==> flow/design.v <==
module ALU(input [31:0] a,b,input [3:0] EXE_CMD,input c,v, output reg [31:0] result, output [3:0] SR);
  reg C,V;
  wire N,Z;
  always@(*)begin
    result=32'b0;
    C=c;
    V=v;
    if(EXE_CMD==4'b0001)
      result=b;
    else if(EXE_CMD==4'b1001)
      result=~b;
    else if(EXE_CMD==4'b0010) begin
      {C,result}=a+b;
      V=(a[31]==b[31])&(a[31]!=result[31]);
    end
    else if(EXE_CMD==4'b0011) begin
      {C,result}=a+b+{31'b0,c};
      V=(a[31]==b[31])&(a[31]!=result[31]);
    end
    else if(EXE_CMD==4'b0100) begin
      {C,result}=a-b;
      V=(a[31]!=b[31])&(a[31]!=result[31]);
    end
    else if(EXE_CMD==4'b0101) begin
      {C,result}=a-b-{31'b0,~c};
      V=(a[31]!=b[31])&(a[31]!=result[31]);
    end
    else if(EXE_CMD==4'b0110)
      result=a&b;
    else if(EXE_CMD==4'b0111)
      result=a|b;
    else if(EXE_CMD==4'b1000)
      result=a^b;
  end
  assign N=result[31];
  assign Z=(result==32'b0);
  assign SR={N,Z,C,V};
endmodule
module ARM(input clk,rst,
           output [31:0] imem_addr,
           input [31:0] imem_rdata,
           output [31:0] dmem_addr,dmem_wdata,
           output dmem_we,
           input [31:0] dmem_rdata);
  wire [3:0] Dest_wb,SR,new_status,src1,src2;
  wire [3:0] ID_Stage_EXE_CMD,ID_Stage_Dest;
  wire [3:0] EXE_Stage_EXE_CMD,EXE_Stage_Dest;
  wire [3:0] MEM_Stage_EXE_CMD,MEM_Stage_Dest;
  wire [11:0] Shift_operand_IN,Shift_operand;
  wire [23:0] Signed_imm_24_IN,Signed_imm_24;
  wire [31:0] ID_Stage_pc,EXE_Stage_pc;
  wire [31:0] IF_Stage_instruction,ID_Stage_instruction_In;
  wire [31:0] Val_Rn_IN,Val_Rm_IN,Val_Rn,Val_Rm,MEM_Stage_Val_Rm;
  wire [31:0] EXE_Stage_ALU_result,MEM_Stage_ALU_result,WB_Stage_ALU_result;
  wire [31:0] BranchAddr;
  wire [31:0] Result_WB;
  wire [31:0] MEM_result,WB_Stage_MEM_result;
  wire [31:0] IF_Stage_pc;
  wire [3:0] SR_cond;
  wire Hazard_Detected,Branch_taken,writeBackEn;
  wire ID_Stage_WB_EN,ID_Stage_MEM_R_EN,ID_Stage_MEM_W_EN,ID_Stage_B,ID_Stage_S;
  wire imm_IN,imm,Two_Src,Rn_is_valid;
  wire EXE_Stage_WB_EN,EXE_Stage_MEM_R_EN,EXE_Stage_MEM_W_EN,EXE_Stage_S;
  wire MEM_Stage_WB_EN,MEM_Stage_MEM_R_EN,MEM_Stage_MEM_W_EN;
  wire WB_Stage_MEM_R_EN;
  assign SR_cond=EXE_Stage_S ? new_status : SR;
  IF_Stage if_stage(.clk(clk),
        .rst(rst),
        .freeze(Hazard_Detected),
        .Branch_taken(Branch_taken),
        .BranchAddr(BranchAddr),
        .imem_rdata(imem_rdata),
        .imem_addr(imem_addr),
        .PC(IF_Stage_pc),
        .Instruction(IF_Stage_instruction));
  IF_Stage_Reg if_stage_reg(.clk(clk),
        .rst(rst),
        .freeze(Hazard_Detected),
        .flush(Branch_taken),
        .PC_in(IF_Stage_pc),
        .Instruction_in(IF_Stage_instruction),
        .PC(ID_Stage_pc),
        .Instruction(ID_Stage_instruction_In));
  ID_Stage id_stage(.clk(clk),
        .rst(rst),
        .Instruction(ID_Stage_instruction_In),
        .Result_WB(Result_WB),
        .writeBackEn(writeBackEn),
        .Dest_wb(Dest_wb),
        .hazard(Hazard_Detected),
        .SR(SR_cond),
        .WB_EN(ID_Stage_WB_EN),
        .MEM_R_EN(ID_Stage_MEM_R_EN),
        .MEM_W_EN(ID_Stage_MEM_W_EN),
        .B(ID_Stage_B),
        .S(ID_Stage_S),
        .EXE_CMD(ID_Stage_EXE_CMD),
        .Val_Rn(Val_Rn_IN),
        .Val_Rm(Val_Rm_IN),
        .imm(imm_IN),
        .Shift_operand(Shift_operand_IN),
        .Signed_imm_24(Signed_imm_24_IN),
        .Dest(ID_Stage_Dest),
        .src1(src1),
        .src2(src2),
        .Two_src(Two_Src),
        .Rn_is_valid(Rn_is_valid));
  ID_Stage_Reg id_stage_reg(.clk(clk),
        .rst(rst),
        .flush(Branch_taken),
        .WB_EN_IN(ID_Stage_WB_EN),
        .MEM_R_EN_IN(ID_Stage_MEM_R_EN),
        .MEM_W_EN_IN(ID_Stage_MEM_W_EN),
        .B_IN(ID_Stage_B),
        .S_IN(ID_Stage_S),
        .EXE_CMD_IN(ID_Stage_EXE_CMD),
        .PC_IN(ID_Stage_pc),
        .Val_Rn_IN(Val_Rn_IN),
        .Val_Rm_IN(Val_Rm_IN),
        .imm_IN(imm_IN),
        .Shift_operand_IN(Shift_operand_IN),
        .Signed_imm_24_IN(Signed_imm_24_IN),
        .Dest_IN(ID_Stage_Dest),
        .WB_EN(EXE_Stage_WB_EN),
        .MEM_R_EN(EXE_Stage_MEM_R_EN),
        .MEM_W_EN(EXE_Stage_MEM_W_EN),
        .B(Branch_taken),
        .S(EXE_Stage_S),
        .EXE_CMD(EXE_Stage_EXE_CMD),
        .PC(EXE_Stage_pc),
        .Val_Rn(Val_Rn),
        .Val_Rm(Val_Rm),
        .imm(imm),
        .Shift_operand(Shift_operand),
        .Signed_imm_24(Signed_imm_24),
        .Dest(EXE_Stage_Dest));
  EXE_Stage exe_stage(.clk(clk),
        .EXE_CMD(EXE_Stage_EXE_CMD),
        .MEM_R_EN(EXE_Stage_MEM_R_EN),
        .MEM_W_EN(EXE_Stage_MEM_W_EN),
        .PC(EXE_Stage_pc),
        .Val_Rn(Val_Rn),
        .Val_Rm(Val_Rm),
        .imm(imm),
        .Shift_operand(Shift_operand),
        .Signed_imm_24(Signed_imm_24),
        .SR(SR),
        .ALU_result(EXE_Stage_ALU_result),
        .Br_addr(BranchAddr),
        .status(new_status));
  EXE_Stage_Reg exe_stage_reg(.clk(clk),
        .rst(rst),
        .WB_en_in(EXE_Stage_WB_EN),
        .MEM_R_EN_in(EXE_Stage_MEM_R_EN),
        .MEM_W_EN_in(EXE_Stage_MEM_W_EN),
        .ALU_result_in(EXE_Stage_ALU_result),
        .ST_val_in(Val_Rm),
        .Dest_in(EXE_Stage_Dest),
        .WB_en(MEM_Stage_WB_EN),
        .MEM_R_EN(MEM_Stage_MEM_R_EN),
        .MEM_W_EN(MEM_Stage_MEM_W_EN),
        .ALU_result(MEM_Stage_ALU_result),
        .ST_val(MEM_Stage_Val_Rm),
        .Dest(MEM_Stage_Dest));
  assign dmem_addr=MEM_Stage_ALU_result;
  assign dmem_wdata=MEM_Stage_Val_Rm;
  assign dmem_we=MEM_Stage_MEM_W_EN;
  assign MEM_result=dmem_rdata;
  MEM_reg mem_reg(.clk(clk),
        .rst(rst),
        .WB_en_in(MEM_Stage_WB_EN),
        .MEM_R_en_in(MEM_Stage_MEM_R_EN),
        .ALU_result_in(MEM_Stage_ALU_result),
        .Mem_read_value_in(MEM_result),
        .Dest_in(MEM_Stage_Dest),
        .WB_en(writeBackEn),
        .MEM_R_en(WB_Stage_MEM_R_EN),
        .ALU_result(WB_Stage_ALU_result),
        .Mem_read_value(WB_Stage_MEM_result),
        .Dest(Dest_wb));
  WB_Stage wb_stage(.ALU_result(WB_Stage_ALU_result),
        .MEM_result(WB_Stage_MEM_result),
        .MEM_R_en(WB_Stage_MEM_R_EN),
        .out(Result_WB));
  HazardDetectionUnit hazard_detection_unit(.src1(src1),
        .src2(src2),
        .Two_Src(Two_Src),
        .Rn_is_valid(Rn_is_valid),
        .Exe_Dest(EXE_Stage_Dest),
        .Exe_WB_EN(EXE_Stage_WB_EN),
        .Mem_Dest(MEM_Stage_Dest),
        .Mem_WB_EN(MEM_Stage_WB_EN),
        .Hazard_Detected(Hazard_Detected));
  StatusRegister status_register(.clk(clk),
        .rst(rst),
        .change_status(EXE_Stage_S),
        .status_in(new_status),
        .status_out(SR));
endmodule
module Adder#(parameter n=32)(input [n-1:0] a,b, output [n-1:0] result);
  assign result = a+b;
endmodule
module ConditionCheck(input [3:0] condition,SR,
                      output reg condition_check_result);
  wire n,z,c,v;
  assign {n,z,c,v}=SR;
  always@(*)begin
    condition_check_result=1'b0;
    if(condition==4'd0)
      condition_check_result=z;
    else if(condition==4'd1)
      condition_check_result=!z;
    else if(condition==4'd2)
      condition_check_result=c;
    else if(condition==4'd3)
      condition_check_result=!c;
    else if(condition==4'd4)
      condition_check_result=n;
    else if(condition==4'd5)
      condition_check_result=!n;
    else if(condition==4'd6)
      condition_check_result=v;
    else if(condition==4'd7)
      condition_check_result=!v;
    else if(condition==4'd8)
      condition_check_result=c&!z;
    else if(condition==4'd9)
      condition_check_result=!c|z;
    else if(condition==4'd10)
      condition_check_result=(n==v);
    else if(condition==4'd11)
      condition_check_result=(n!=v);
    else if(condition==4'd12)
      condition_check_result=!z &(n==v);
    else if(condition==4'd13)
      condition_check_result=z|(n!=v);
    else if(condition==4'd14)
      condition_check_result=1'b1;
  end  
endmodule
module ControlUnit(input [1:0] mode,
                   input [3:0] opcode,
                   input s,
                   output reg [3:0] EXE_CMD,
                   output reg memory_read_en,memory_write_en,WB_Enable,B,S,Rn_is_valid);
  always@(*)begin
    EXE_CMD=4'b0000;
    memory_read_en=1'b0;
    memory_write_en=1'b0;
    WB_Enable=1'b0;
    B=1'b0;
    S=1'b0;
    Rn_is_valid=1'b0;
    if(mode==2'b00) begin
      if(opcode==4'b1101) begin  
        EXE_CMD=4'b0001;
        memory_read_en=1'b0;
        memory_write_en=1'b0;
        WB_Enable=1'b1;
        B=1'b0;
        S=s;
        Rn_is_valid=1'b0;
      end
      else if(opcode==4'b1111) begin
        EXE_CMD=4'b1001;
        memory_read_en=1'b0;
        memory_write_en=1'b0;
        WB_Enable=1'b1;
        B=1'b0;
        S=s;
        Rn_is_valid=1'b0;
      end
      else if(opcode==4'b0100) begin
        EXE_CMD=4'b0010;
        memory_read_en=1'b0;
        memory_write_en=1'b0;
        WB_Enable=1'b1;
        B=1'b0;
        S=s;
        Rn_is_valid=1'b1;
      end
      else if(opcode==4'b0101) begin
        EXE_CMD=4'b0011;
        memory_read_en=1'b0;
        memory_write_en=1'b0;
        WB_Enable=1'b1;
        B=1'b0;
        S=s;
        Rn_is_valid=1'b1;
      end
      else if(opcode==4'b0010) begin
        EXE_CMD=4'b0100;
        memory_read_en=1'b0;
        memory_write_en=1'b0;
        WB_Enable=1'b1;
        B=1'b0;
        S=s;
        Rn_is_valid=1'b1;
      end
      else if(opcode==4'b0110) begin
        EXE_CMD=4'b0101;
        memory_read_en=1'b0;
        memory_write_en=1'b0;
        WB_Enable=1'b1;
        B=1'b0;
        S=s;
        Rn_is_valid=1'b1;
      end
      else if(opcode==4'b0000) begin
        EXE_CMD=4'b0110;
        memory_read_en=1'b0;
        memory_write_en=1'b0;
        WB_Enable=1'b1;
        B=1'b0;
        S=s;
        Rn_is_valid=1'b1;
      end
      else if(opcode==4'b1100) begin
        EXE_CMD=4'b0111;
        memory_read_en=1'b0;
        memory_write_en=1'b0;
        WB_Enable=1'b1;
        B=1'b0;
        S=s;
        Rn_is_valid=1'b1;
      end
      else if(opcode==4'b0001) begin
        EXE_CMD=4'b1000;
        memory_read_en=1'b0;
        memory_write_en=1'b0;
        WB_Enable=1'b1;
        B=1'b0;
        S=s;
        Rn_is_valid=1'b1;
      end
      else if(opcode==4'b1010) begin
        EXE_CMD=4'b0100;
        memory_read_en=1'b0;
        memory_write_en=1'b0;
        WB_Enable=1'b0;
        B=1'b0;
        S=1'b1;
        Rn_is_valid=1'b1;
      end
      else if(opcode==4'b1000) begin
        EXE_CMD=4'b0110;
        memory_read_en=1'b0;
        memory_write_en=1'b0;
        WB_Enable=1'b0;
        B=1'b0;
        S=1'b1;
        Rn_is_valid=1'b1;
      end
    end
    else if(mode==2'b01 && opcode==4'b0100) begin
      if(s==1'b1) begin
        EXE_CMD=4'b0010;
        memory_read_en=1'b1;
        memory_write_en=1'b0;
        WB_Enable=1'b1;
        B=1'b0;
        S=1'b0;
        Rn_is_valid=1'b1;
      end
      else if(s==1'b0) begin
        EXE_CMD=4'b0010;
        memory_read_en=1'b0;
        memory_write_en=1'b1;
        WB_Enable=1'b0;
        B=1'b0;
        S=1'b0;
        Rn_is_valid=1'b1;
      end
    end
    else if(mode==2'b10) begin
      memory_read_en=1'b0;
      memory_write_en=1'b0;
      WB_Enable=1'b0;
      B=1'b1;
      S=1'b0;
      Rn_is_valid=1'b0;
    end
  end
endmodule
module EXE_Stage(input clk,
                input [3:0] EXE_CMD,
                input MEM_R_EN,MEM_W_EN,
                input [31:0] PC,Val_Rn,Val_Rm,
                input imm,
                input [11:0] Shift_operand,
                input [23:0] Signed_imm_24,
                input [3:0] SR,
                output [31:0] ALU_result,Br_addr,
                output [3:0] status);
  wire [31:0] alu_b;
  wire [31:0] branch_immediate;
  assign branch_immediate={{8{Signed_imm_24[23]}},Signed_imm_24}<<2;
  wire memory_type_instruction;
  or _or(memory_type_instruction,MEM_R_EN,MEM_W_EN);
  ALU alu(.a(Val_Rn),
        .b(alu_b),
        .EXE_CMD(EXE_CMD),
        .c(SR[1]),
        .v(SR[0]),
        .result(ALU_result),
        .SR(status));
  Shifter shifter(.Val_Rm(Val_Rm),
        .Shift_operand(Shift_operand),
        .imm(imm),
        .memory_type_instruction(memory_type_instruction),
        .alu_b(alu_b));
  Adder #(32) adder(.a(PC),
        .b(branch_immediate),
        .result(Br_addr));
endmodule
module EXE_Stage_Reg(
                input clk,rst,WB_en_in,MEM_R_EN_in,MEM_W_EN_in,
                input [31:0] ALU_result_in,ST_val_in,
                input [3:0] Dest_in,
                output reg WB_en,MEM_R_EN,MEM_W_EN,
                output reg [31:0] ALU_result,ST_val,
                output reg [3:0] Dest);
  always@(posedge clk,posedge rst)begin
    if(rst) begin
      WB_en<=1'b0;
      MEM_R_EN<=1'b0;
      MEM_W_EN<=1'b0;
      ALU_result<=32'd0;
      ST_val<=32'd0;
      Dest<=4'd0;
    end
    else begin
    WB_en<=WB_en_in;
    MEM_R_EN<=MEM_R_EN_in;
    MEM_W_EN<=MEM_W_EN_in;
    ALU_result<=ALU_result_in;
    ST_val<=ST_val_in;
    Dest<=Dest_in; 
    end
  end
endmodule
module HazardDetectionUnit(input [3:0] src1,src2,
                            input Two_Src,Rn_is_valid,
                            input [3:0] Exe_Dest,
                            input Exe_WB_EN,
                            input [3:0] Mem_Dest,
                            input Mem_WB_EN,
                            output Hazard_Detected);
  reg execution_stage_hazard,memory_stage_hazard;
  always@(*) begin
    execution_stage_hazard=1'b0;
    memory_stage_hazard=1'b0;
    if(Exe_WB_EN) begin
      if((src1==Exe_Dest && Rn_is_valid) || (src2==Exe_Dest && Two_Src))
        execution_stage_hazard=1'b1;
    end
    if(Mem_WB_EN) begin
      if((src1==Mem_Dest && Rn_is_valid) || (src2==Mem_Dest && Two_Src))
        memory_stage_hazard=1'b1;
    end
  end
  or _or(Hazard_Detected,execution_stage_hazard,memory_stage_hazard);
endmodule
module ID_Stage(input clk,rst,
                input [31:0] Instruction,Result_WB,
                input writeBackEn,
                input [3:0] Dest_wb,
                input hazard,
                input [3:0] SR,
                output WB_EN,MEM_R_EN,MEM_W_EN,B,S,
                output [3:0] EXE_CMD,
                output [31:0] Val_Rn,Val_Rm,
                output imm,
                output [11:0] Shift_operand,
                output [23:0] Signed_imm_24,
                output [3:0] Dest,src1,src2,
                output Two_src,Rn_is_valid);
    wire [3:0] pre_EXE_CMD;
    wire s,pre_MEM_R_EN,pre_MEM_W_EN,pre_WB_EN,pre_B,pre_S;
    wire condition_check_result,imm_not,control_signal_selector;
    assign Dest=Instruction[15:12];
    assign s=Instruction[20];
    assign imm=Instruction[25];
    assign Shift_operand=Instruction[11:0];
    assign Signed_imm_24=Instruction[23:0];
    assign src1=Instruction[19:16];
    RegisterFile register_file(.clk(clk),
          .rst(rst),
          .src1(src1),
          .src2(src2),
          .Dest_wb(Dest_wb),
          .Result_WB(Result_WB),
          .writeBackEn(writeBackEn),
          .reg1(Val_Rn),
          .reg2(Val_Rm));
    ControlUnit control_unit(.mode(Instruction[27:26]),
          .opcode(Instruction[24:21]),
          .s(s),
          .EXE_CMD(pre_EXE_CMD),
          .memory_read_en(pre_MEM_R_EN),
          .memory_write_en(pre_MEM_W_EN),
          .WB_Enable(pre_WB_EN),
          .B(pre_B),
          .S(pre_S),
          .Rn_is_valid(Rn_is_valid));
    ConditionCheck condition_check(.condition(Instruction[31:28]),
          .SR(SR),
          .condition_check_result(condition_check_result));
    not _not(imm_not,imm);
    or _or(Two_src,imm_not,pre_MEM_W_EN); 
    and _and(control_signal_selector,condition_check_result,!hazard);
    Mux#(4) _mux1(.a(Instruction[3:0]),
          .b(Dest),
          .selector(pre_MEM_W_EN),
          .result(src2));
    Mux#(9) _mux2(.a(9'b000000000),
          .b({pre_EXE_CMD,pre_MEM_R_EN,pre_MEM_W_EN,pre_WB_EN,pre_B,pre_S}),
          .selector(control_signal_selector),
          .result({EXE_CMD,MEM_R_EN,MEM_W_EN,WB_EN,B,S}));
endmodule
module ID_Stage_Reg(input clk,rst,flush,
                input WB_EN_IN,MEM_R_EN_IN,MEM_W_EN_IN,
                input B_IN,S_IN,
                input [3:0] EXE_CMD_IN,
                input [31:0] PC_IN,
                input [31:0] Val_Rn_IN,Val_Rm_IN,
                input imm_IN,
                input [11:0] Shift_operand_IN,
                input [23:0] Signed_imm_24_IN,
                input [3:0] Dest_IN,
                output reg WB_EN,MEM_R_EN,MEM_W_EN,B,S,
                output reg [3:0] EXE_CMD,
                output reg [31:0] PC,
                output reg [31:0] Val_Rn,Val_Rm,
                output reg imm,
                output reg [11:0] Shift_operand,
                output reg [23:0] Signed_imm_24,
                output reg [3:0] Dest);
  always@(posedge clk,posedge rst)begin
    if(rst)begin
      WB_EN<=1'b0;
      MEM_R_EN<=1'b0;
      MEM_W_EN<=1'b0;
      B<=1'b0;
      S<=1'b0;
      EXE_CMD<=4'd0;
      PC<=32'd0;
      Val_Rn<=32'd0;
      Val_Rm<=32'd0;
      imm<=1'b0;
      Shift_operand<=12'd0;
      Signed_imm_24<=24'd0;
      Dest<=4'd0;
    end
    else if(flush)begin
      WB_EN<=1'b0;
      MEM_R_EN<=1'b0;
      MEM_W_EN<=1'b0;
      B<=1'b0;
      S<=1'b0;
      EXE_CMD<=4'd0;
      PC<=32'd0;
      Val_Rn<=32'd0;
      Val_Rm<=32'd0;
      imm<=1'b0;
      Shift_operand<=12'd0;
      Signed_imm_24<=24'd0;
      Dest<=4'd0;
    end
    else begin
      WB_EN<=WB_EN_IN;
      MEM_R_EN<=MEM_R_EN_IN;
      MEM_W_EN<=MEM_W_EN_IN;
      B<=B_IN;
      S<=S_IN;
      EXE_CMD<=EXE_CMD_IN;
      PC<=PC_IN;
      Val_Rn<=Val_Rn_IN;
      Val_Rm<=Val_Rm_IN;
      imm<=imm_IN;
      Shift_operand<=Shift_operand_IN;
      Signed_imm_24<=Signed_imm_24_IN;
      Dest<=Dest_IN;
    end
  end
endmodule
module IF_Stage(input clk,rst,freeze,Branch_taken,
                input [31:0] BranchAddr,
                input [31:0] imem_rdata,
                output [31:0] imem_addr,
                output [31:0] PC,Instruction);
  wire [31:0] buffered_pc;
  assign imem_addr=buffered_pc;
  assign Instruction=imem_rdata;
  PC_Handler pc_handler(.clk(clk),
        .rst(rst),
        .freeze(freeze),
        .Branch_taken(Branch_taken),
        .BranchAddr(BranchAddr),
        .buffered_pc(buffered_pc));
  Adder #(32) adder(.a(buffered_pc),
        .b(32'd4),
        .result(PC));
endmodule
module IF_Stage_Reg(input clk,rst,freeze,flush,
                input [31:0] PC_in,Instruction_in,
                output reg [31:0] PC,Instruction);
  always@(posedge clk,posedge rst)begin
    if(rst) begin
      PC<=32'd0;
      Instruction<=32'd0;
    end
    else if(flush) begin
      PC<=32'd0;
      Instruction<=32'd0;
    end
    else begin
      if(freeze) begin
        PC<=PC;
        Instruction<=Instruction;
      end
      else begin
        PC<=PC_in;
        Instruction<=Instruction_in;
      end
    end
  end
endmodule
module MEM_reg(input clk,rst,WB_en_in,MEM_R_en_in,
               input [31:0] ALU_result_in, Mem_read_value_in,
               input [3:0] Dest_in,
               output reg WB_en,MEM_R_en,
               output reg [31:0] ALU_result,Mem_read_value,
               output reg [3:0] Dest);
  always@(posedge clk,posedge rst)begin
    if(rst) begin
      WB_en<=1'b0;
      MEM_R_en<=1'b0;
      Dest<=4'd0;
      ALU_result<=32'd0;
      Mem_read_value<=32'd0;
    end
    else begin
    WB_en<=WB_en_in;
    MEM_R_en<=MEM_R_en_in;
    Dest<=Dest_in;
    ALU_result<=ALU_result_in;
    Mem_read_value<=Mem_read_value_in;
    end
  end
endmodule
module Mux#(parameter n=9)(input [n-1:0] a,b,input selector,output [n-1:0]result);
  assign result = selector?b:a;
endmodule
module PC_Handler(input clk,rst,freeze,Branch_taken,
                  input [31:0] BranchAddr,
                  output [31:0] buffered_pc);
  reg [31:0] pc;
  always@(posedge clk,posedge rst)begin
    if(rst) begin
      pc<=32'b0;
    end
    else if(Branch_taken)
      pc<=BranchAddr;
    else begin
      if(freeze)
        pc<=pc;
      else
        pc<=pc+32'd4;
    end
  end
  assign buffered_pc=pc;
endmodule
module RegisterFile(input clk,rst,
                    input [3:0] src1,src2,Dest_wb,
                    input [31:0] Result_WB,
                    input writeBackEn,
                    output [31:0] reg1,reg2);
  reg [31:0] registers[0:14];
  integer i;
  always@(posedge clk,posedge rst)begin
    if(rst) begin
      for(i=0;i<15;i=i+1)
        registers[i]<=i;
    end
    else if(writeBackEn && Dest_wb!=4'd15)
      registers[Dest_wb]<=Result_WB;
  end
  assign reg1=(src1==4'd15) ? 32'd0 :
              (writeBackEn && Dest_wb==src1) ? Result_WB : registers[src1];
  assign reg2=(src2==4'd15) ? 32'd0 :
              (writeBackEn && Dest_wb==src2) ? Result_WB : registers[src2];
endmodule
module Shifter(input [31:0] Val_Rm,
               input [11:0] Shift_operand,
               input imm,memory_type_instruction,
               output reg [31:0] alu_b);
  reg [4:0] rotate_imm;
  reg [39:0] immed,first_pre_value;
  reg [63:0] second_pre_value;
  always@(*)begin
    alu_b=Val_Rm;
    rotate_imm=5'b0;
    first_pre_value=40'b0;
    second_pre_value=64'b0;
    if(memory_type_instruction)
      alu_b={{20{Shift_operand[11]}},Shift_operand};
    else if(imm) begin
      rotate_imm={Shift_operand[11:8],1'b0};
      first_pre_value = {Shift_operand[7:0],24'b000000000000000000000000,Shift_operand[7:0]}>>rotate_imm;
      alu_b=first_pre_value[31:0];
    end
    else if(Shift_operand[4]==0) begin
      if(Shift_operand[6:5]==2'b00)
        alu_b=Val_Rm<<Shift_operand[11:7];
      if(Shift_operand[6:5]==2'b01)
        alu_b=Val_Rm>>Shift_operand[11:7];
      if(Shift_operand[6:5]==2'b10)
        alu_b=$signed(Val_Rm)>>>Shift_operand[11:7];
      if(Shift_operand[6:5]==2'b11) begin
        second_pre_value={Val_Rm,Val_Rm}>>Shift_operand[11:7];
        alu_b=second_pre_value[31:0];
      end
    end
  end 
endmodule
module StatusRegister(input clk,rst,change_status,
                      input [3:0] status_in,
                      output reg [3:0] status_out);
  always@(posedge clk,posedge rst)begin
    if(rst)
	    status_out<=4'b0000;
    else if(change_status)
      status_out<=status_in;
  end
endmodule
module WB_Stage(input [31:0] ALU_result,MEM_result,
                input MEM_R_en,
                output [31:0] out);
  Mux #(32) _mux(.a(ALU_result),
        .b(MEM_result),
        .selector(MEM_R_en),
        .result(out));
endmodule
Memo
Re: synthesis data of ARM

## Tool chain data of ARM

Module ARM before and after one edit of its RTL, step after step.
"unedited" refers to lines of the RTL above, "edited" to lines of the edited file.
"change" is "edited" less "unedited", of the values as shown; "rel. change" is that difference over "unedited", in percent.
Cell names lack the library's common part.
A cell with - has no value.

| design | value |
|---|---|
| top | ARM |
| clock port | clk |
| cell library | sky130hd |
| timing corner | tt_025C_1v80 |

## Diff

The edit as a unified diff against the file above.
A script made this edit. It changes what the design does and was not meant as an optimisation.

```diff
@@ -1,3 +1,3 @@
-module ALU(input [31:0] a,b,input [3:0] EXE_CMD,input c,v, output reg [31:0] result, output [3:0] SR);
+module ALU(input [31:0] a,b,input [3:0] EXE_CMD,input c,v, output reg [39:0] result, output [3:0] SR);
   reg C,V;
   wire N,Z;
```

## Word level

Counts by Yosys on the flattened word-level netlist (proc, flatten, opt, wreduce). Print and check cells are left out. Cells with the same type and inputs are merged into one.

Bit counts:

| what | unedited | edited | change | rel. change (%) |
|---|---|---|---|---|
| flip-flop bits (word level) | 867 | 867 | 0 | 0.00 |
| input bits | 66 | 66 | 0 | 0.00 |
| output and inout bits | 97 | 97 | 0 | 0.00 |
| elaborated cells | 338 | 338 | 0 | 0.00 |

Cells by class:

| what | unedited | edited | change | rel. change (%) |
|---|---|---|---|---|
| add/sub/neg operators | 6 | 6 | 0 | 0.00 |
| equality and inequality tests | 98 | 98 | 0 | 0.00 |
| shift operators | 5 | 5 | 0 | 0.00 |
| mux-type cells | 130 | 130 | 0 | 0.00 |
| bitwise operators | 18 | 18 | 0 | 0.00 |
| reductions and logical operators | 38 | 38 | 0 | 0.00 |

Operator list:

| kind | unedited | edited | change | rel. change (%) |
|---|---|---|---|---|
| two-way mux 32 bit | 29 | 23 | -6 | -20.69 |
| two-way mux 40 bit | 0 | 6 | +6 | - |
| adder 33 x 1 -> 33 bit | 1 | 0 | -1 | -100.00 |
| zero test 32 bit | 1 | 0 | -1 | -100.00 |
| NOT 32 bit | 1 | 0 | -1 | -100.00 |
| subtractor 33 x 1 -> 33 bit | 1 | 0 | -1 | -100.00 |
| adder 33 x 1 -> 34 bit | 0 | 1 | +1 | - |
| zero test 40 bit | 0 | 1 | +1 | - |
| NOT 32 -> 40 bit | 0 | 1 | +1 | - |
| subtractor 33 x 2 -> 34 bit | 0 | 1 | +1 | - |

Operator kinds equal on both sides are left out: 40.

## Depth

Longest topological path by Yosys (ltp), each cell counted once; first at word level (registers and memories cut), then after technology mapping (sequential cells cut; the memories' decode and read muxes count).

Logic depth:

| what | unedited | edited | change | rel. change (%) |
|---|---|---|---|---|
| word-level depth | 39 | 39 | 0 | 0.00 |
| ABC_AREA | 0 | 0 | - | - |
| mapped depth | 35 | 34 | -1 | -2.86 |

## After synthesis

The flow's flattened synthesis, as Yosys stat reports it; memories are mapped. The netlist is that of the ABC_AREA named above (0 if unset); the other value can give another one.

Mapped netlist:

| what | unedited | edited | change | rel. change (%) |
|---|---|---|---|---|
| cell count | 6,191 | 6,299 | +108 | +1.74 |
| mapped area (sq mm) | 0.0539117 | 0.0544973 | +0.0005856 | +1.09 |
| mapped flip-flops | 851 | 851 | 0 | 0.00 |

Cells by type:

| type | unedited | edited | change | rel. change (%) |
|---|---|---|---|---|
| clkbuf_1 | 412 | 450 | +38 | +9.22 |
| mux2i_1 | 115 | 141 | +26 | +22.61 |
| nor2_1 | 685 | 707 | +22 | +3.21 |
| a22oi_1 | 337 | 318 | -19 | -5.64 |
| a211oi_1 | 49 | 68 | +19 | +38.78 |
| o211ai_1 | 46 | 65 | +19 | +41.30 |
| xor2_1 | 55 | 71 | +16 | +29.09 |
| nor4_1 | 46 | 32 | -14 | -30.43 |
| o22ai_1 | 102 | 89 | -13 | -12.75 |
| nor2b_1 | 86 | 99 | +13 | +15.12 |
| buf_2 | 33 | 20 | -13 | -39.39 |
| xnor2_1 | 130 | 118 | -12 | -9.23 |
| mux2_2 | 103 | 115 | +12 | +11.65 |
| a22o_1 | 11 | 23 | +12 | +109.09 |
| nand4_1 | 102 | 91 | -11 | -10.78 |
| o221ai_1 | 21 | 10 | -11 | -52.38 |
| a221oi_1 | 32 | 42 | +10 | +31.25 |
| or2_2 | 19 | 28 | +9 | +47.37 |

Cell types equal on both sides are left out: 18.
Not every row of either side is listed.
By module: a second synthesis without flattening, with its own total; a netlist apart from the flattened one above.

Unflattened totals:

| what | unedited | edited | change | rel. change (%) |
|---|---|---|---|---|
| cell total of the unflattened synthesis | 6,392 | 6,503 | +111 | +1.74 |
| area total of the unflattened synthesis (sq mm) | 0.0621383 | 0.062864 | +0.0007257 | +1.17 |

Rows give one instance, submodules left out.

Modules, unedited:

| module | times used | cells | area (sq mm) | seq. area (sq mm) |
|---|---|---|---|---|
| RegisterFile | 1 | 2,513 | 0.0275201 | 0.0120466 |
| ALU | 1 | 1,374 | 0.0089286 | 0 |
| Shifter | 1 | 932 | 0.0073583 | 0 |
| ID_Stage_Reg | 1 | 309 | 0.0046507 | 0.0036535 |
| Adder #(n=32) | 2 | 241 | 0.0017442 | 0 |
| IF_Stage_Reg | 1 | 207 | 0.0026213 | 0.0016015 |
| PC_Handler | 1 | 200 | 0.0018518 | 0.0008008 |
| EXE_Stage_Reg | 1 | 72 | 0.0017805 | 0.0017767 |
| MEM_reg | 1 | 71 | 0.0017554 | 0.0017517 |
| Mux #(n=32) | 1 | 36 | 0.0005443 | 0 |
| ID_Stage | 1 | 48 | 0.0003616 | 0 |
| ControlUnit | 1 | 37 | 0.0002665 | 0 |
| IF_Stage | 1 | 34 | 0.0002477 | 0 |
| HazardDetectionUnit | 1 | 25 | 0.0001914 | 0 |

unedited: Modules not listed: 7.

Modules, edited:

| module | times used | cells | area (sq mm) | seq. area (sq mm) |
|---|---|---|---|---|
| RegisterFile | 1 | 2,513 | 0.0275201 | 0.0120466 |
| ALU | 1 | 1,485 | 0.0096543 | 0 |
| Shifter | 1 | 932 | 0.0073583 | 0 |
| ID_Stage_Reg | 1 | 309 | 0.0046507 | 0.0036535 |
| Adder #(n=32) | 2 | 241 | 0.0017442 | 0 |
| IF_Stage_Reg | 1 | 207 | 0.0026213 | 0.0016015 |
| PC_Handler | 1 | 200 | 0.0018518 | 0.0008008 |
| EXE_Stage_Reg | 1 | 72 | 0.0017805 | 0.0017767 |
| MEM_reg | 1 | 71 | 0.0017554 | 0.0017517 |
| Mux #(n=32) | 1 | 36 | 0.0005443 | 0 |
| ID_Stage | 1 | 48 | 0.0003616 | 0 |
| ControlUnit | 1 | 37 | 0.0002665 | 0 |
| IF_Stage | 1 | 34 | 0.0002477 | 0 |
| HazardDetectionUnit | 1 | 25 | 0.0001914 | 0 |

edited: Modules not listed: 7.

## Worst setup path after synthesis

Source: OpenSTA report_checks on the synthesized netlist (no wires, ideal clock, input and output delay 20% of the period each), path of least setup slack; recovery checks are left aside. Register names are those of the netlist, which keeps one name where synthesis merged equal registers.

Timing path post-synthesis:

| what | unedited | edited | change | rel. change (%) |
|---|---|---|---|---|
| path kind | reg-to-reg | reg-to-reg | - | - |
| from | register id_stage_reg.Shift_operand[8] | register id_stage_reg.Shift_operand[9] | - | - |
| to | register id_stage_reg.EXE_CMD[3] | register id_stage_reg.B | - | - |
| clock period (ns) | 12.0 | 12.0 | 0.0 | 0.00 |
| library setup time (ns) | 0.111 | 0.111 | 0.000 | - |
| time at the first pin (ns) | 0.000 | 0.000 | 0.000 | - |
| data arrival time (ns) | 7.469 | 8.299 | +0.830 | +11.11 |
| slack (ns) | 4.420 | 3.589 | -0.831 | - |
| delay of the path (ns) | 7.580 | 8.410 | +0.830 | +10.95 |
| driving pins on the path | 29 | 33 | +4 | +13.79 |
| synthesis period reached (ns) | 7.58 | 8.411 | +0.831 | +10.96 |

"delay of the path" = arrival - input delay + setup time.
"driving pins on the path" counts driving pins, that of a launching flip-flop among them; a cell with two outputs on the path counts twice.
"synthesis period reached" is the clock period less the worst setup slack; recovery checks do not enter. This is arithmetic on one report: input and output delays are still those of the set period (20% each).
Between the ends stands the longest chain of elaborated cells between them, by number of cells; it is not shown to be the way that was timed. Of several equally long chains one is given.
Each line given opens the expression or statement behind the cell; cells for indexed reads and writes are added by Yosys, which also makes memories of some case tables.
A register here has more assigning lines than the two given.

| between the ends, post-synthesis, unedited | value |
|---|---|
| path through | dfrtp_1 -> buf_2 -> buf_1 -> clkbuf_1 -> clkbuf_1 -> mux4_2 -> and2_1 -> a2111o_1 -> a211o_1 -> o31a_1 -> ha_1 -> a211oi_2 -> o21ai_2 -> o31ai_4 -> o21bai_1 -> a31o_2 -> a21o_1 -> or3_1 -> or3_1 -> clkbuf_1 -> or4_1 -> a21oi_1 -> nor3_1 -> a21oi_1 -> nand2_1 -> xnor2_1 -> a2111oi_0 -> o31ai_2 -> a2111oi_2 |
| elaborated cells between the ends (all ways) | 80 |

Ends and longest elaborated chain, post-synthesis, unedited:

| what | RTL line | text |
|---|---|---|
| from (decl) | 536 | `output reg [11:0] Shift_operand,` |
| from (assign) | 551 | `Shift_operand<=12'd0;` |
| from (assign) | 581 | `Shift_operand<=Shift_operand_IN;` |
| to (assign) | 546 | `EXE_CMD<=4'd0;` |
| to (assign) | 561 | `EXE_CMD<=4'd0;` |
| to (decl) | 532 | `output reg [3:0] EXE_CMD,` |

unedited: Chain of elaborated cells between the ends: none given.
Nets of the timed path that keep an RTL name, with a line that drives or declares them; the list need not be complete.

Named nets, post-synthesis, unedited:

| signal | RTL line | text |
|---|---|---|
| id_stage.condition_check.c | 66 | `assign SR_cond=EXE_Stage_S ? new_status : SR;` |

| between the ends, post-synthesis, edited | value |
|---|---|
| path through | dfrtp_1 -> clkbuf_1 -> clkbuf_1 -> buf_2 -> buf_1 -> clkbuf_1 -> buf_1 -> clkbuf_1 -> nor2_1 -> a21oi_1 -> nor2_1 -> a2111oi_0 -> nand3_1 -> o21ai_0 -> a21o_1 -> inv_1 -> ha_1 -> clkbuf_1 -> or4_1 -> nand4b_1 -> a211o_1 -> a31oi_1 -> xnor2_1 -> a2111o_1 -> a211oi_4 -> nand4b_1 -> a21o_1 -> a221o_1 -> or4b_4 -> or4_4 -> a311oi_2 -> nor2_2 -> a2111oi_2 |
| cells in the longest elaborated chain | 38 |
| elaborated cells between the ends (all ways) | 80 |

Ends and longest elaborated chain, post-synthesis, edited:

| what | RTL line | text |
|---|---|---|
| from (decl) | 536 | `output reg [11:0] Shift_operand,` |
| from (assign) | 551 | `Shift_operand<=12'd0;` |
| from (assign) | 581 | `Shift_operand<=Shift_operand_IN;` |
| left shift 32 x 5 -> 32 bit | 715 | `alu_b=Val_Rm<<Shift_operand[11:7];` |
| two-way mux 32 bit | 714 | `if(Shift_operand[6:5]==2'b00)` |
| two-way mux 32 bit | 716 | `if(Shift_operand[6:5]==2'b01)` |
| two-way mux 32 bit | 718 | `if(Shift_operand[6:5]==2'b10)` |
| two-way mux 32 bit | 720 | `if(Shift_operand[6:5]==2'b11) begin` |
| two-way mux 32 bit | 713 | `else if(Shift_operand[4]==0) begin` |
| two-way mux 32 bit | 708 | `else if(imm) begin` |
| (+24 left out) | - |  |
| two-way mux 1 bit | 215 | `else if(condition==4'd3)` |
| two-way mux 1 bit | 213 | `else if(condition==4'd2)` |
| two-way mux 1 bit | 211 | `else if(condition==4'd1)` |
| two-way mux 1 bit | 209 | `if(condition==4'd0)` |
| bitwise AND 1 bit | 511 | `and _and(control_signal_selector,condition_check_result,!hazard);` |
| two-way mux 9 bit | 653 | `assign result = selector?b:a;` |
| two-way mux 1 bit | 555 | `else if(flush)begin` |
| to (assign) | 544 | `B<=1'b0;` |
| to (assign) | 559 | `B<=1'b0;` |
| to (decl) | 531 | `output reg WB_EN,MEM_R_EN,MEM_W_EN,B,S,` |

Named nets, post-synthesis, edited:

| signal | RTL line | text |
|---|---|---|
| EXE_Stage_ALU_result[29] | 8 | `if(EXE_CMD==4'b0001)` |

## Worst path after layout

From the final timing report of the runs of set A: the path of least setup slack in the routed layout; clock arrival at registers is part of the times.

Timing path after layout:

| what | unedited | edited | change | rel. change (%) |
|---|---|---|---|---|
| path kind | reg-to-reg | reg-to-reg | - | - |
| from | register id_stage_reg.Shift_operand[7] | register id_stage_reg.Shift_operand[7] | - | - |
| to | register id_stage_reg.EXE_CMD[3] | register id_stage_reg.B | - | - |
| clock period (ns) | 10.7 | 10.7 | 0.0 | 0.00 |
| library setup time (ns) | 0.11 | 0.11 | 0.00 | - |
| time at the first pin (ns) | 0.71 | 0.68 | -0.03 | -4.23 |
| data arrival time (ns) | 10.90 | 10.55 | -0.35 | -3.21 |
| slack (ns) | 0.41 | 0.75 | +0.34 | - |
| driving pins on the path | 27 | 26 | -1 | -3.70 |

Between the ends stands the longest chain of elaborated cells between them, by number of cells; it is not shown to be the way that was timed. Of several equally long chains one is given.
A register here has more assigning lines than the two given.

| between the ends, after layout, unedited | value |
|---|---|
| path through | dfrtp_4 -> mux2_2 -> mux4_2 -> a221oi_2 -> o21ai_1 -> o311ai_1 -> nand2_1 -> ha_1 -> fa_1 -> o21bai_2 -> nor3_1 -> o41ai_1 -> or4b_4 -> nor4_1 -> o21a_1 -> a221o_1 -> o221ai_1 -> a2111oi_0 -> nand4b_1 -> nor4_1 -> and4_1 -> nand2_1 -> o21ai_1 -> o31a_1 -> o31ai_2 -> buf_4 -> a2111oi_2 |
| cells in the longest elaborated chain | 38 |
| elaborated cells between the ends (all ways) | 80 |

Ends and longest elaborated chain, after layout, unedited:

| what | RTL line | text |
|---|---|---|
| from (decl) | 536 | `output reg [11:0] Shift_operand,` |
| from (assign) | 551 | `Shift_operand<=12'd0;` |
| from (assign) | 581 | `Shift_operand<=Shift_operand_IN;` |
| left shift 32 x 5 -> 32 bit | 715 | `alu_b=Val_Rm<<Shift_operand[11:7];` |
| two-way mux 32 bit | 714 | `if(Shift_operand[6:5]==2'b00)` |
| two-way mux 32 bit | 716 | `if(Shift_operand[6:5]==2'b01)` |
| two-way mux 32 bit | 718 | `if(Shift_operand[6:5]==2'b10)` |
| two-way mux 32 bit | 720 | `if(Shift_operand[6:5]==2'b11) begin` |
| two-way mux 32 bit | 713 | `else if(Shift_operand[4]==0) begin` |
| two-way mux 32 bit | 708 | `else if(imm) begin` |
| (+24 left out) | - |  |
| two-way mux 1 bit | 215 | `else if(condition==4'd3)` |
| two-way mux 1 bit | 213 | `else if(condition==4'd2)` |
| two-way mux 1 bit | 211 | `else if(condition==4'd1)` |
| two-way mux 1 bit | 209 | `if(condition==4'd0)` |
| bitwise AND 1 bit | 511 | `and _and(control_signal_selector,condition_check_result,!hazard);` |
| two-way mux 9 bit | 653 | `assign result = selector?b:a;` |
| two-way mux 4 bit | 555 | `else if(flush)begin` |
| to (assign) | 546 | `EXE_CMD<=4'd0;` |
| to (assign) | 561 | `EXE_CMD<=4'd0;` |
| to (decl) | 532 | `output reg [3:0] EXE_CMD,` |

Nets of the timed path that keep an RTL name, with a line that drives or declares them; the list need not be complete.

Named nets, after layout, unedited:

| signal | RTL line | text |
|---|---|---|
| EXE_Stage_ALU_result[9] | 8 | `if(EXE_CMD==4'b0001)` |
| id_stage.condition_check.z | 66 | `assign SR_cond=EXE_Stage_S ? new_status : SR;` |

| between the ends, after layout, edited | value |
|---|---|
| path through | dfrtp_4 -> buf_12 -> mux2i_1 -> mux2i_1 -> mux2i_1 -> a211oi_1 -> a31oi_1 -> inv_1 -> ha_1 -> fa_1 -> o21bai_2 -> o211ai_1 -> a211oi_1 -> o21ai_1 -> a31oi_1 -> xnor2_1 -> a2111o_1 -> a211oi_4 -> nand4b_1 -> a21o_1 -> a221o_1 -> or4b_4 -> or4_4 -> a311oi_2 -> nor2_2 -> a2111oi_2 |
| cells in the longest elaborated chain | 38 |
| elaborated cells between the ends (all ways) | 80 |

Ends and longest elaborated chain, after layout, edited:

| what | RTL line | text |
|---|---|---|
| from (decl) | 536 | `output reg [11:0] Shift_operand,` |
| from (assign) | 551 | `Shift_operand<=12'd0;` |
| from (assign) | 581 | `Shift_operand<=Shift_operand_IN;` |
| left shift 32 x 5 -> 32 bit | 715 | `alu_b=Val_Rm<<Shift_operand[11:7];` |
| two-way mux 32 bit | 714 | `if(Shift_operand[6:5]==2'b00)` |
| two-way mux 32 bit | 716 | `if(Shift_operand[6:5]==2'b01)` |
| two-way mux 32 bit | 718 | `if(Shift_operand[6:5]==2'b10)` |
| two-way mux 32 bit | 720 | `if(Shift_operand[6:5]==2'b11) begin` |
| two-way mux 32 bit | 713 | `else if(Shift_operand[4]==0) begin` |
| two-way mux 32 bit | 708 | `else if(imm) begin` |
| (+24 left out) | - |  |
| two-way mux 1 bit | 215 | `else if(condition==4'd3)` |
| two-way mux 1 bit | 213 | `else if(condition==4'd2)` |
| two-way mux 1 bit | 211 | `else if(condition==4'd1)` |
| two-way mux 1 bit | 209 | `if(condition==4'd0)` |
| bitwise AND 1 bit | 511 | `and _and(control_signal_selector,condition_check_result,!hazard);` |
| two-way mux 9 bit | 653 | `assign result = selector?b:a;` |
| two-way mux 1 bit | 555 | `else if(flush)begin` |
| to (assign) | 544 | `B<=1'b0;` |
| to (assign) | 559 | `B<=1'b0;` |
| to (decl) | 531 | `output reg WB_EN,MEM_R_EN,MEM_W_EN,B,S,` |

Named nets, after layout, edited:

| signal | RTL line | text |
|---|---|---|
| EXE_Stage_ALU_result[29] | 8 | `if(EXE_CMD==4'b0001)` |

## Layout results

Both versions went through the flow (Yosys, OpenROAD) with the same settings in each pair. Constraints: input delay and output delay 20% of the set period each, output load 0.01 pF.

| flow settings, set A | value |
|---|---|
| CORE_UTILIZATION | 40 |
| PLACE_DENSITY | 0.6 |
| period_ns | 10.7 |
| CAP_MARGIN | 20 |
| CORE_MARGIN | 2 |
| SLEW_MARGIN | 20 |

Results, set A:

| what | unedited | edited | change | rel. change (%) |
|---|---|---|---|---|
| mapped cell area after synthesis (sq mm) | 0.0539117 | 0.0544973 | +0.0005856 | +1.09 |
| area inside the die boundary (sq mm) | 0.13773 | 0.139211 | +0.001481 | +1.08 |
| utilization (%) | 45.9 | 45.7 | -0.2 | - |
| setup slack of the critical path (ns) | 0.409 | 0.753 | +0.344 | - |
| total negative slack on setup checks (ns) | 0.000 | 0.000 | 0.000 | - |
| total power after layout (uW) | 23,691 | 21,609 | -2,082 | -8.79 |

| flow settings, set B | value |
|---|---|
| CAP_MARGIN | 15 |
| CORE_MARGIN | 5 |
| CORE_UTILIZATION | 29 |
| CTS_CLUSTER_SIZE | 13 |
| GPL_ROUTABILITY_DRIVEN | 1 |
| PLACE_DENSITY_LB_ADDON | 0.08 |
| SETUP_SLACK_MARGIN | 2.11 |
| SLEW_MARGIN | 10 |
| TNS_END_PERCENT | 20 |
| period_ns | 9.68 |

Results, set B:

| what | unedited | edited | change | rel. change (%) |
|---|---|---|---|---|
| mapped cell area after synthesis (sq mm) | 0.0539117 | 0.0544973 | +0.0005856 | +1.09 |
| area inside the die boundary (sq mm) | 0.194627 | 0.196692 | +0.002065 | +1.06 |
| utilization (%) | 35.4 | 36.3 | +0.9 | - |
| setup slack of the critical path (ns) | 1.577 | 1.316 | -0.261 | - |
| total negative slack on setup checks (ns) | 0.000 | 0.000 | 0.000 | - |
| total power after layout (uW) | 29,350 | 27,854 | -1,496 | -5.10 |

"total power after layout" is the tool's figure for a default switching activity; nothing was simulated.
